==> flow/design.v <==
module c6502
(
    input               clock,
    input               ce,
    input               reset_n,
    output      [15:0]  address,
    input       [ 7:0]  in,
    output reg  [ 7:0]  out,
    output reg          we
);
assign address = cp ? ab : pc;
localparam
    LDC = 0,
    ZP  = 1,    ZPX = 2,    ZPY = 3,
    ABS = 4,    ABX = 5,    ABY = 6,    ABZ = 7,
    IX  = 8,    IX2 = 9,    IX3 = 10,
    IY  = 11,   IY2 = 12,   IY3 = 13,
    RUN = 14,   BRA = 15,
    JP1 = 16,   JP2 = 17,
    JND = 18,   TRM = 19,   POP = 20,   JSR = 21,
    RTS = 22;
localparam
    ORA = 0,    AND = 1,    EOR = 2,    ADC = 3,
    STA = 4,    LDA = 5,    CMP = 6,    SBC = 7,
    ASL = 8,    ROL = 9,    LSR = 10,   ROR = 11,
    BIT = 13,   DEC = 14,   INC = 15;
localparam
    DST_A = 0,  DST_X = 1,  DST_Y = 2,  DST_S = 3,
    SRC_D = 0,  SRC_X = 1,  SRC_Y = 2,  SRC_A = 3;
reg [ 7:0]  a, x, y, s, p;
reg         cp;
reg [ 4:0]  t;           
reg [ 2:0]  m;           
reg [15:0]  ab, pc;
reg [ 7:0]  op, w;       
reg [ 3:0]  alu;         
reg [ 1:0]  dst, src;
wire [8:0] zpx = in + x;
wire [8:0] zpy = in + y;
wire [3:0] bra = {p[1], p[0], p[6], p[7]};  
wire [7:0] sn  = s + 1;
always @(posedge clock)
if (reset_n == 1'b0) begin
    p  <= 8'b01100001;
    t  <= 1'b0;
    cp <= 1'b0;
    pc <= 16'h0000;
    a  <= 8'h80;
    x  <= 8'hFE;
    y  <= 8'hDA;
    s  <= 8'h00;
    we <= 1'b0;
end
else if (ce) begin
    we  <= 1'b0;
    case (t)
    LDC: begin
        pc  <= pc + 1;
        m   <= 0;
        op  <= in;
        dst <= DST_A;
        src <= SRC_D;
        casex (in)
        8'b010_011_00: t <= JP1;  
        8'b011_011_00: t <= JND;  
        8'b001_000_00: t <= JSR;  
        8'b011_000_00: t <= RTS;  
        8'bxxx_000_x1: t <= IX;
        8'bxxx_010_x1,
        8'b1xx_000_x0: t <= RUN;  
        8'bxxx_100_x1: t <= IY;
        8'bxxx_110_x1: t <= ABY;
        8'bxxx_001_xx: t <= ZP;
        8'bxxx_011_xx,
        8'b001_000_00: t <= ABS;
        8'b10x_101_1x: t <= ZPY;
        8'bxxx_101_xx: t <= ZPX;
        8'b10x_111_1x: t <= ABY;
        8'bxxx_111_xx: t <= ABX;
        8'bxxx_100_00: t <= BRA;
        default:       t <= RUN;
        endcase
        casex (in)
        8'bxxx_xxx_01: begin alu <= in[7:5]; end
        8'b100_xx1_x0: begin alu <= STA; end
        8'b101_xx1_x0,
        8'b101_000_x0,
        8'b101_010_00,
        8'b10x_010_10,
        8'b100_110_00: begin alu <= LDA; end
        8'b11x_000_00,
        8'b11x_xx1_00: begin alu <= CMP; end
        8'b001_0x1_00: begin alu <= BIT; end
        8'b110_xx1_10,
        8'b100_010_00,
        8'b110_010_10: begin alu <= DEC; end
        8'b111_xx1_10,
        8'b11x_010_00: begin alu <= INC; end
        8'b00x_110_00: begin p[0] <= in[5]; t <= LDC; end  
        8'b01x_110_00: begin p[2] <= in[5]; t <= LDC; end  
        8'b101_110_00: begin p[6] <= 1'b0;  t <= LDC; end  
        8'b11x_110_00: begin p[3] <= in[5]; t <= LDC; end  
        8'b0xx_010_10: begin alu <= {1'b1, in[7:5]}; src <= SRC_A; end
        8'b0xx_xx1_10: begin alu <= {1'b1, in[7:5]}; end
        8'b111_010_10: begin t <= LDC; end
        8'b100_110_10: begin t <= LDC; s <= x; end
        8'b101_110_10: begin x <= s; p[7] <= s[7]; p[1] <= s == 0; t <= LDC; end
        8'b0x0_010_00: begin
            t   <= TRM;
            we  <= 1;
            cp  <= 1;
            out <= in[6] ? a : (p | 8'h30);
            ab  <= {8'h01, s};
            s   <= s - 1;
        end
        8'b0x1_010_00: begin t <= POP; cp <= 1; ab <= {8'h01, sn}; s <= sn; end
        8'b011_000_00: begin cp <= 1; ab <= {8'h01, sn}; end
        endcase
        casex (in)
        8'h86, 8'hA6, 8'hB6, 8'h96, 8'h8E, 8'hAE,
        8'hBE, 8'hA2, 8'hCA, 8'hE8, 8'h9A,
        8'hE0, 8'b111_xx1_00:
            dst <= DST_X;
        8'hA0, 8'h84, 8'hA4, 8'h88, 8'hC8,
        8'h8C, 8'hAC, 8'h94, 8'hB4, 8'hBC,
        8'hC0, 8'b110_xx1_00:
            dst <= DST_Y;
        endcase
        case (in)
        8'hE8, 8'hCA, 8'h8A: src <= SRC_X;  
        8'h88, 8'hC8, 8'h98: src <= SRC_Y;  
        8'hA8, 8'hAA: src <= SRC_A;  
        endcase
    end
    ZP:  begin t <= RUN; ab <= in;       cp <= 1; pc <= pc + 1; end
    ZPX: begin t <= RUN; ab <= zpx[7:0]; cp <= 1; pc <= pc + 1; end
    ZPY: begin t <= RUN; ab <= zpy[7:0]; cp <= 1; pc <= pc + 1; end
    ABS: begin t <= ABZ; pc <= pc + 1; ab <= in; end
    ABX: begin t <= ABZ; pc <= pc + 1; ab <= zpx; end
    ABY: begin t <= ABZ; pc <= pc + 1; ab <= zpy; end
    ABZ: begin t <= RUN; pc <= pc + 1; ab[15:8] <= ab[15:8] + in; cp <= 1; end
    IX:  begin t <= IX2; pc <= pc + 1; cp <= 1; ab <= zpx[7:0]; end
    IY:  begin t <= IY2; pc <= pc + 1; cp <= 1; ab <= in; end
    IX2: begin t <= IX3; w  <= in; ab[7:0] <= ab[7:0] + 1; end
    IY2: begin t <= IY3; w  <= in; ab[7:0] <= ab[7:0] + 1; end
    IX3: begin t <= RUN; ab <= {in, w}; end
    IY3: begin t <= RUN; ab <= {in, w} + y; end
    BRA: begin t <= LDC; pc <= pc + 1 + ((bra[op[7:6]] == op[5]) ? {{8{in[7]}}, in[7:0]} : 0); end
    JP1: begin t <= JP2; pc <= pc + 1; w <= in; end
    JP2: begin t <= LDC; pc <= {in, w}; end
    JND: case (m)
        0: begin m <= 1;   ab[ 7:0] <= in; pc <= pc + 1; end
        1: begin m <= 2;   ab[15:8] <= in; pc <= pc + 1; cp <= 1; end
        2: begin m <= 3;   pc[ 7:0] <= in; ab[7:0] <= ab[7:0] + 1; end
        3: begin t <= LDC; pc[15:8] <= in; cp <= 0; end
    endcase
    POP: begin t <= LDC; cp <= 0; if (op[6]) begin a <= in; p[7] <= in[7]; p[1] <= in == 0; end else p <= in; end
    JSR: case (m)
        0: begin m <= 1; w  <= in; pc <= pc + 1; end
        1: begin m <= 2; we <= 1; out <= pc[15:8]; ab      <= {8'h01, s};  pc[15:8] <= in; cp <= 1;end
        2: begin m <= 3; we <= 1; out <= pc[ 7:0]; ab[7:0] <= ab[7:0] - 1; pc[7:0]  <= w;  end
        3: begin t <= LDC; cp <= 0; s <= s - 2; end
    endcase
    RTS: case (m)
        0: begin m <= 1;   pc[7:0] <= in; ab[7:0] <= ab[7:0] + 1; end
        1: begin t <= LDC; pc <= {in, pc[7:0]} + 1; s <= s + 2; cp <= 0; end
    endcase
    RUN: begin
        cp <= 0;
        t  <= LDC;
        casex (op) 8'bxxx_010_x1, 8'b1xx_000_x0: pc <= pc + 1; endcase
        casex (op)
            8'b100_xxx_01,
            8'b100_xx1_x0: begin t <= TRM; out <= R; we <= 1'b1; cp <= 1'b1; end
            8'bxxx_xxx_01,
            8'b0xx_010_10,
            8'b100_010_10,
            8'b100_110_00: begin a <= R; p <= F; end
            8'b101_xx1_00,
            8'b101_000_00,
            8'b1x0_010_00,
            8'b101_010_00: begin y <= R; p <= F; end
            8'b101_xx1_10,
            8'b101_000_10,
            8'b111_010_00,
            8'b110_010_10,
            8'b101_010_10: begin x <= R; p <= F; end
            8'b0xx_xx1_10,
            8'b11x_xx1_10: begin t <= TRM; out <= R; we <= 1'b1; cp <= 1'b1; p <= F; end
            8'b110_xxx_01,
            8'b11x_000_00,
            8'b11x_xx1_00,
            8'b001_0x1_00: begin p <= F; end
        endcase
    end
    TRM: begin cp <= 0; t <= LDC; end
    endcase
end
wire [7:0] op1 =
    dst == DST_A ? a :
    dst == DST_X ? x :
    dst == DST_Y ? y : s;
wire [7:0] op2 =
    src == SRC_A ? a :
    src == SRC_X ? x :
    src == SRC_Y ? y : in;
wire [8:0] R =
    alu == ORA ? op1 | op2 :
    alu == AND ? op1 & op2 :
    alu == EOR ? op1 ^ op2 :
    alu == ADC ? op1 + op2 + cin :
    alu == STA ? op1 :
    alu == LDA ? op2 :
    alu == CMP ? op1 - op2 :
    alu == SBC ? op1 - op2 - !cin :
    alu == ASL ? {op2[6:0], 1'b0} :
    alu == ROL ? {op2[6:0], cin} :
    alu == LSR ? {1'b0, op2[7:1]} :
    alu == ROR ? {cin, op2[7:1]} :
    alu == BIT ? op1 & op2 :
    alu == DEC ? op2 - 1 :
    alu == INC ? op2 + 1 : 0;
wire sign  =  R[7];         
wire zero  = ~|R[7:0];      
wire oadc  = (op1[7] ^ op2[7] ^ 1'b1) & (op1[7] ^ R[7]);
wire osbc  = (op1[7] ^ op2[7] ^ 1'b0) & (op1[7] ^ R[7]);
wire cin   =  p[0];
wire carry =  R[8];
wire [7:0] F =
    alu == ADC ? {sign, oadc, p[5:2], zero,  carry} :
    alu == CMP ? {sign,       p[6:2], zero, ~carry} :
    alu == SBC ? {sign, osbc, p[5:2], zero, ~carry} :
    alu == ASL || alu == ROL ? {sign, p[6:2], zero, op2[7]} :
    alu == LSR || alu == ROR ? {sign, p[6:2], zero, op2[0]} :
    alu == BIT ? {op2[7:6], p[5:2], zero, p[0]} :
                 {sign,     p[6:2], zero, p[0]};
endmodule
[Tool chain data of c6502]
What the tools print for c6502, step after step.
Line numbers count from 1 in the design file above.
Library cell names are shortened.
Not given: -
Inputs
  design top: c6502
  clock port: clock
  standard-cell library: sky130hd
  library corner: tt_025C_1v80

[Elaborated design]
Source: Yosys, flattened and elaborated, memories not mapped. Widths are those after wreduce. Registers that Yosys merges into a memory's read port (data or address) are not register bits. Print and check cells do not count. Equal cells are merged and count once.
Word-level totals
  register bits after elaboration: 112
  bits of input ports: 11
  output and inout bits: 25
  elaborated cells: 430
Operators by class
  $add $sub $neg: 19
  equality and inequality tests: 171
  shift operators: 1
  multiplexer cells: 123
  bitwise operators: 11
  reduce/logical cells: 81
Operators with widths (count)
  == test 8 bit with constant B: 38
  two-way mux 8 bit: 32
  case mux 8 bit (select 2 bit): 12
  two-way mux 9 bit: 15
  case mux 8 bit (select 7 bit): 2
  == test 5 bit with constant B: 17
  case mux 8 bit (select 10 bit): 1
  case mux 8 bit (select 9 bit): 1
  case mux 8 bit (select 3 bit): 3
  case mux 5 bit (select 12 bit): 1
  == test 7 bit with constant B: 7
  == test 6 bit with constant B: 8
  case mux 5 bit (select 9 bit): 1
  == test 5 x 4 -> 1 bit with constant B: 8
  AND reduction 5 bit: 8
  inequality test 2 bit with constant B: 18
  == test 4 bit with constant B: 9
  adder 16 x 1 -> 16 bit with constant B: 2
  == test 4 x 3 -> 1 bit with constant B: 8
  case mux 4 bit (select 8 bit): 1
  two-way mux 16 bit: 2
  OR reduction 2 bit: 15
  two-way mux 1 bit: 29
  adder 8 x 8 -> 9 bit: 3
  OR reduction 3 bit: 8
  AND reduction 6 bit: 4
  == test 8 x 7 -> 1 bit with constant B: 3
  case mux 4 bit (select 2 bit): 3
Other operator kinds: 80; their cells: 147.

[Longest topological paths]
Depth = most cells in a row (Yosys ltp): at word level without a register or memory, in the mapped netlist without a sequential cell, where the memories' decode and read muxes count.
Depth
  depth after elaboration: 31
  ABC_AREA: 0
  gate-level depth with buffers: 17
  mapped depth without buffers: 16

[Mapped cells and area]
The flow's flattened synthesis, as Yosys stat reports it; memories are mapped. The netlist is that of the ABC_AREA named above (0 if unset); the other value can give another one.
Mapped netlist
  standard cells after synthesis: 1816
  chip area (Yosys): 13761.9 um^2
  sequential part of the area: 3103.0 um^2
  flip-flop cells: 133
  buffer cells: 128
Cell types
  dfxtp_1: count 89, total area 1.78E+03 um^2
  edfxtp_1: count 44, total area 1.32E+03 um^2
  ha_1: count 85, total area 1063.52 um^2
  a21oi_1: count 148, total area 740.71 um^2
  nand2_1: count 194, total area 728.198 um^2
  xnor2_1: count 75, total area 656.88 um^2
  o21ai_0: count 113, total area 565.542 um^2
  nor2_1: count 133, total area 499.229 um^2
  mux2i_1: count 44, total area 440.422 um^2
  clkbuf_1: count 108, total area 405.389 um^2
  inv_1: count 86, total area 322.81 um^2
  mux2_2: count 28, total area 315.302 um^2
  nand3_1: count 56, total area 280.269 um^2
  nor3_1: count 55, total area 275.264 um^2
  o211ai_1: count 33, total area 247.738 um^2
  xor2_1: count 28, total area 245.235 um^2
  a211oi_1: count 27, total area 202.694 um^2
  a22oi_1: count 24, total area 180.173 um^2
Other cell types: 63; their cells: 446.

[Path before layout]
Source: OpenSTA report_checks on the synthesized netlist (no wires, ideal clock, input and output delay 20% of the period each), path of least setup slack; recovery checks are left aside. Register names are those of the netlist, which keeps one name where synthesis merged equal registers.
Timing path post-synthesis
  path kind: input -> register
  from: input in[0]
  to: register out[7]
  clock period: 10.0 ns
  external input delay: 2.000 ns
  library setup time: 0.272 ns
  launch time at the first pin: 2.000 ns
  data arrival time: 5.845 ns
  required time: 9.728 ns
  slack: 3.883 ns
  path delay: 4.117 ns
  driving pins on the path: 15
  path buffers: 0
  period reached after synthesis: 6.117 ns
"path delay" = arrival - input delay + setup time.
"driving pins on the path": output pins that drive a net of the path, with the launching flip-flop's if there is one; two outputs of one cell count as two.
"period reached after synthesis" = period - worst setup slack (recovery checks aside). The figure is calculated, with input and output delays left at 20% of the set period.
Between the ends stands the longest chain of elaborated cells between them, by number of cells; it is not shown to be the way that was timed. Of several equally long chains one is given.
A line is the first line of the expression or statement that the cell stems from. Yosys adds cells for indexed reads and writes and turns some case tables into memories.
A register here has more assigning lines than the two given.
Ways into the end's enable are left out, as the timed path ends at the data pin.
On the way, post-synthesis
  cells stage by stage: mux2_2 > o21a_1 > a21boi_0 > inv_1 > ha_1 > fa_1 > or3_1 > and3_1 > a2111oi_0 > nor3_1 > or4_1 > nand3_1 > nand4_1 > nand2_1 > o221ai_1
  cells in the longest elaborated chain: 22
  elaborated cells between the ends (all ways): 29
  classes of those cells: 6 x add/sub; 1 x eq/ne; 22 x mux
RTL lines, path post-synthesis
  from (decl): RTL line 7  | input       [ 7:0]  in,
  two-way mux 8 bit: RTL line 206  | src == SRC_Y ? y : in;
  two-way mux 8 bit: RTL line 205  | src == SRC_X ? x :
  two-way mux 8 bit: RTL line 204  | src == SRC_A ? a :
  adder 8 x 1 -> 9 bit: RTL line 222  | alu == INC ? op2 + 1 : 0;
  two-way mux 9 bit: RTL line 222
  two-way mux 9 bit: RTL line 221  | alu == DEC ? op2 - 1 :
  two-way mux 9 bit: RTL line 220  | alu == BIT ? op1 & op2 :
  [... 7 more ...]
  two-way mux 9 bit: RTL line 212  | alu == STA ? op1 :
  two-way mux 9 bit: RTL line 211  | alu == ADC ? op1 + op2 + cin :
  two-way mux 9 bit: RTL line 210  | alu == EOR ? op1 ^ op2 :
  two-way mux 9 bit: RTL line 209  | alu == AND ? op1 & op2 :
  two-way mux 9 bit: RTL line 208  | alu == ORA ? op1 | op2 :
  two-way mux 8 bit x2: RTL line 172  | casex (op)
  case mux 8 bit (select 3 bit): RTL line 56  | case (t)
  to (assign): RTL line 112  | out <= in[6] ? a : (p | 8'h30);
  to (assign): RTL line 160  | 1: begin m <= 2; we <= 1; out <= pc[15:8]; ab      <= {8'h01, s};  pc[15:8] <= in; cp <= 1;end
  to (decl): RTL line 8  | output reg  [ 7:0]  out,

[Path in the finished layout]
Path of least setup slack in the final report of run 1 (OpenROAD, finished layout, wires in). Where an end is a register, its clock arrival counts in the times.
Timing path post-layout
  path kind: input -> register
  from: input in[0]
  to: register out[7]
  clock period: 10.0 ns
  external input delay: 2.00 ns
  library setup time: 0.27 ns
  launch time at the first pin: 2.00 ns
  data arrival time: 7.27 ns
  required time: 10.17 ns
  slack: 2.90 ns
  driving pins on the path: 17
  path buffers: 2
Between the ends stands the longest chain of elaborated cells between them, by number of cells; it is not shown to be the way that was timed. Of several equally long chains one is given.
A register here has more assigning lines than the two given.
Ways into the end's enable are left out, as the timed path ends at the data pin.
On the way, post-layout
  cells stage by stage: clkdlybuf4s50_1 > buf_4 > mux2_2 > o21a_1 > a21boi_0 > inv_1 > ha_1 > fa_1 > or3_1 > and3_1 > a2111oi_0 > nor3_1 > or4_1 > nand3_1 > nand4_1 > nand2_1 > o221ai_1
  cells in the longest elaborated chain: 22
  elaborated cells between the ends (all ways): 29
  classes of those cells: 6 x add/sub; 1 x eq/ne; 22 x mux
RTL lines, path post-layout
  from (decl): RTL line 7  | input       [ 7:0]  in,
  two-way mux 8 bit: RTL line 206  | src == SRC_Y ? y : in;
  two-way mux 8 bit: RTL line 205  | src == SRC_X ? x :
  two-way mux 8 bit: RTL line 204  | src == SRC_A ? a :
  adder 8 x 1 -> 9 bit: RTL line 222  | alu == INC ? op2 + 1 : 0;
  two-way mux 9 bit: RTL line 222
  two-way mux 9 bit: RTL line 221  | alu == DEC ? op2 - 1 :
  two-way mux 9 bit: RTL line 220  | alu == BIT ? op1 & op2 :
  [... 7 more ...]
  two-way mux 9 bit: RTL line 212  | alu == STA ? op1 :
  two-way mux 9 bit: RTL line 211  | alu == ADC ? op1 + op2 + cin :
  two-way mux 9 bit: RTL line 210  | alu == EOR ? op1 ^ op2 :
  two-way mux 9 bit: RTL line 209  | alu == AND ? op1 & op2 :
  two-way mux 9 bit: RTL line 208  | alu == ORA ? op1 | op2 :
  two-way mux 8 bit x2: RTL line 172  | casex (op)
  case mux 8 bit (select 3 bit): RTL line 56  | case (t)
  to (assign): RTL line 112  | out <= in[6] ? a : (p | 8'h30);
  to (assign): RTL line 160  | 1: begin m <= 2; we <= 1; out <= pc[15:8]; ab      <= {8'h01, s};  pc[15:8] <= in; cp <= 1;end
  to (decl): RTL line 8  | output reg  [ 7:0]  out,

## Implementation results

Measured data: module c6502, platform sky130hd, 3 stored runs of the flow under differing settings, order arbitrary. Input and output delays are each 20% of the period that was set; the output load is 0.01 pF.
"achieved clock period (ns)": clock period set for the run, less the worst setup slack. It is reckoned from that one timing run; input and output delays stay at 20% of the period that was set.
"worst setup path time (ns)" means the part of the period allowed to the worst setup path (the constraints hold back 20% at inputs and 20% at outputs) less its slack; where the path has registers, the arrival times of their clocks count too.
"finish__power__total": no workload was simulated; the value follows from the tool's default switching activity.

settings of run 1
{
  "CORE_UTILIZATION": 40,
  "period_ns": 10.0,
  "CAP_MARGIN": 20,
  "CORE_MARGIN": 2,
  "SLEW_MARGIN": 20
}
report of run 1
yosys chip area after synthesis (um^2): 13761.9
finish__design__die__area: 35904.6
finish__design__instance__area__stdcell: 14920.6
finish__design__instance__utilization: 0.4427
finish__timing__setup__ws: 2.895
finish__timing__setup__tns: 0.000
finish__timing__hold__ws: 0.468
finish__power__total: 1.993e-03
achieved clock period (ns): 7.105
worst setup path time (ns): 5.10
worst setup path kind: input -> register

settings of run 2
{
  "ABC_AREA": 0,
  "CELL_PAD_IN_SITES_DETAIL_PLACEMENT": 2,
  "CORE_ASPECT_RATIO": 1.13,
  "CORE_UTILIZATION": 18,
  "PLACE_DENSITY": 0.58,
  "SETUP_SLACK_MARGIN": 0.71,
  "SLEW_MARGIN": 25,
  "TNS_END_PERCENT": 15,
  "period_ns": 4.61,
  "CAP_MARGIN": 20,
  "CORE_MARGIN": 2
}
report of run 2
yosys chip area after synthesis (um^2): 13761.9
finish__design__die__area: 78687.8
finish__design__instance__area__stdcell: 16941.2
finish__design__instance__utilization: 0.2244
finish__timing__setup__ws: -0.085
finish__timing__setup__tns: -0.085
finish__timing__hold__ws: 0.500
finish__power__total: 5.170e-03
achieved clock period (ns): 4.695
worst setup path time (ns): 3.77
worst setup path kind: input -> register

settings of run 3
{
  "CORE_UTILIZATION": 40,
  "period_ns": 7.24,
  "CAP_MARGIN": 20,
  "CORE_MARGIN": 2,
  "SLEW_MARGIN": 20
}
report of run 3
yosys chip area after synthesis (um^2): 13761.9
finish__design__die__area: 35904.6
finish__design__instance__area__stdcell: 14929.3
finish__design__instance__utilization: 0.4430
finish__timing__setup__ws: 1.028
finish__timing__setup__tns: 0.000
finish__timing__hold__ws: 0.469
finish__power__total: 2.737e-03
achieved clock period (ns): 6.212
worst setup path time (ns): 4.76
worst setup path kind: input -> register
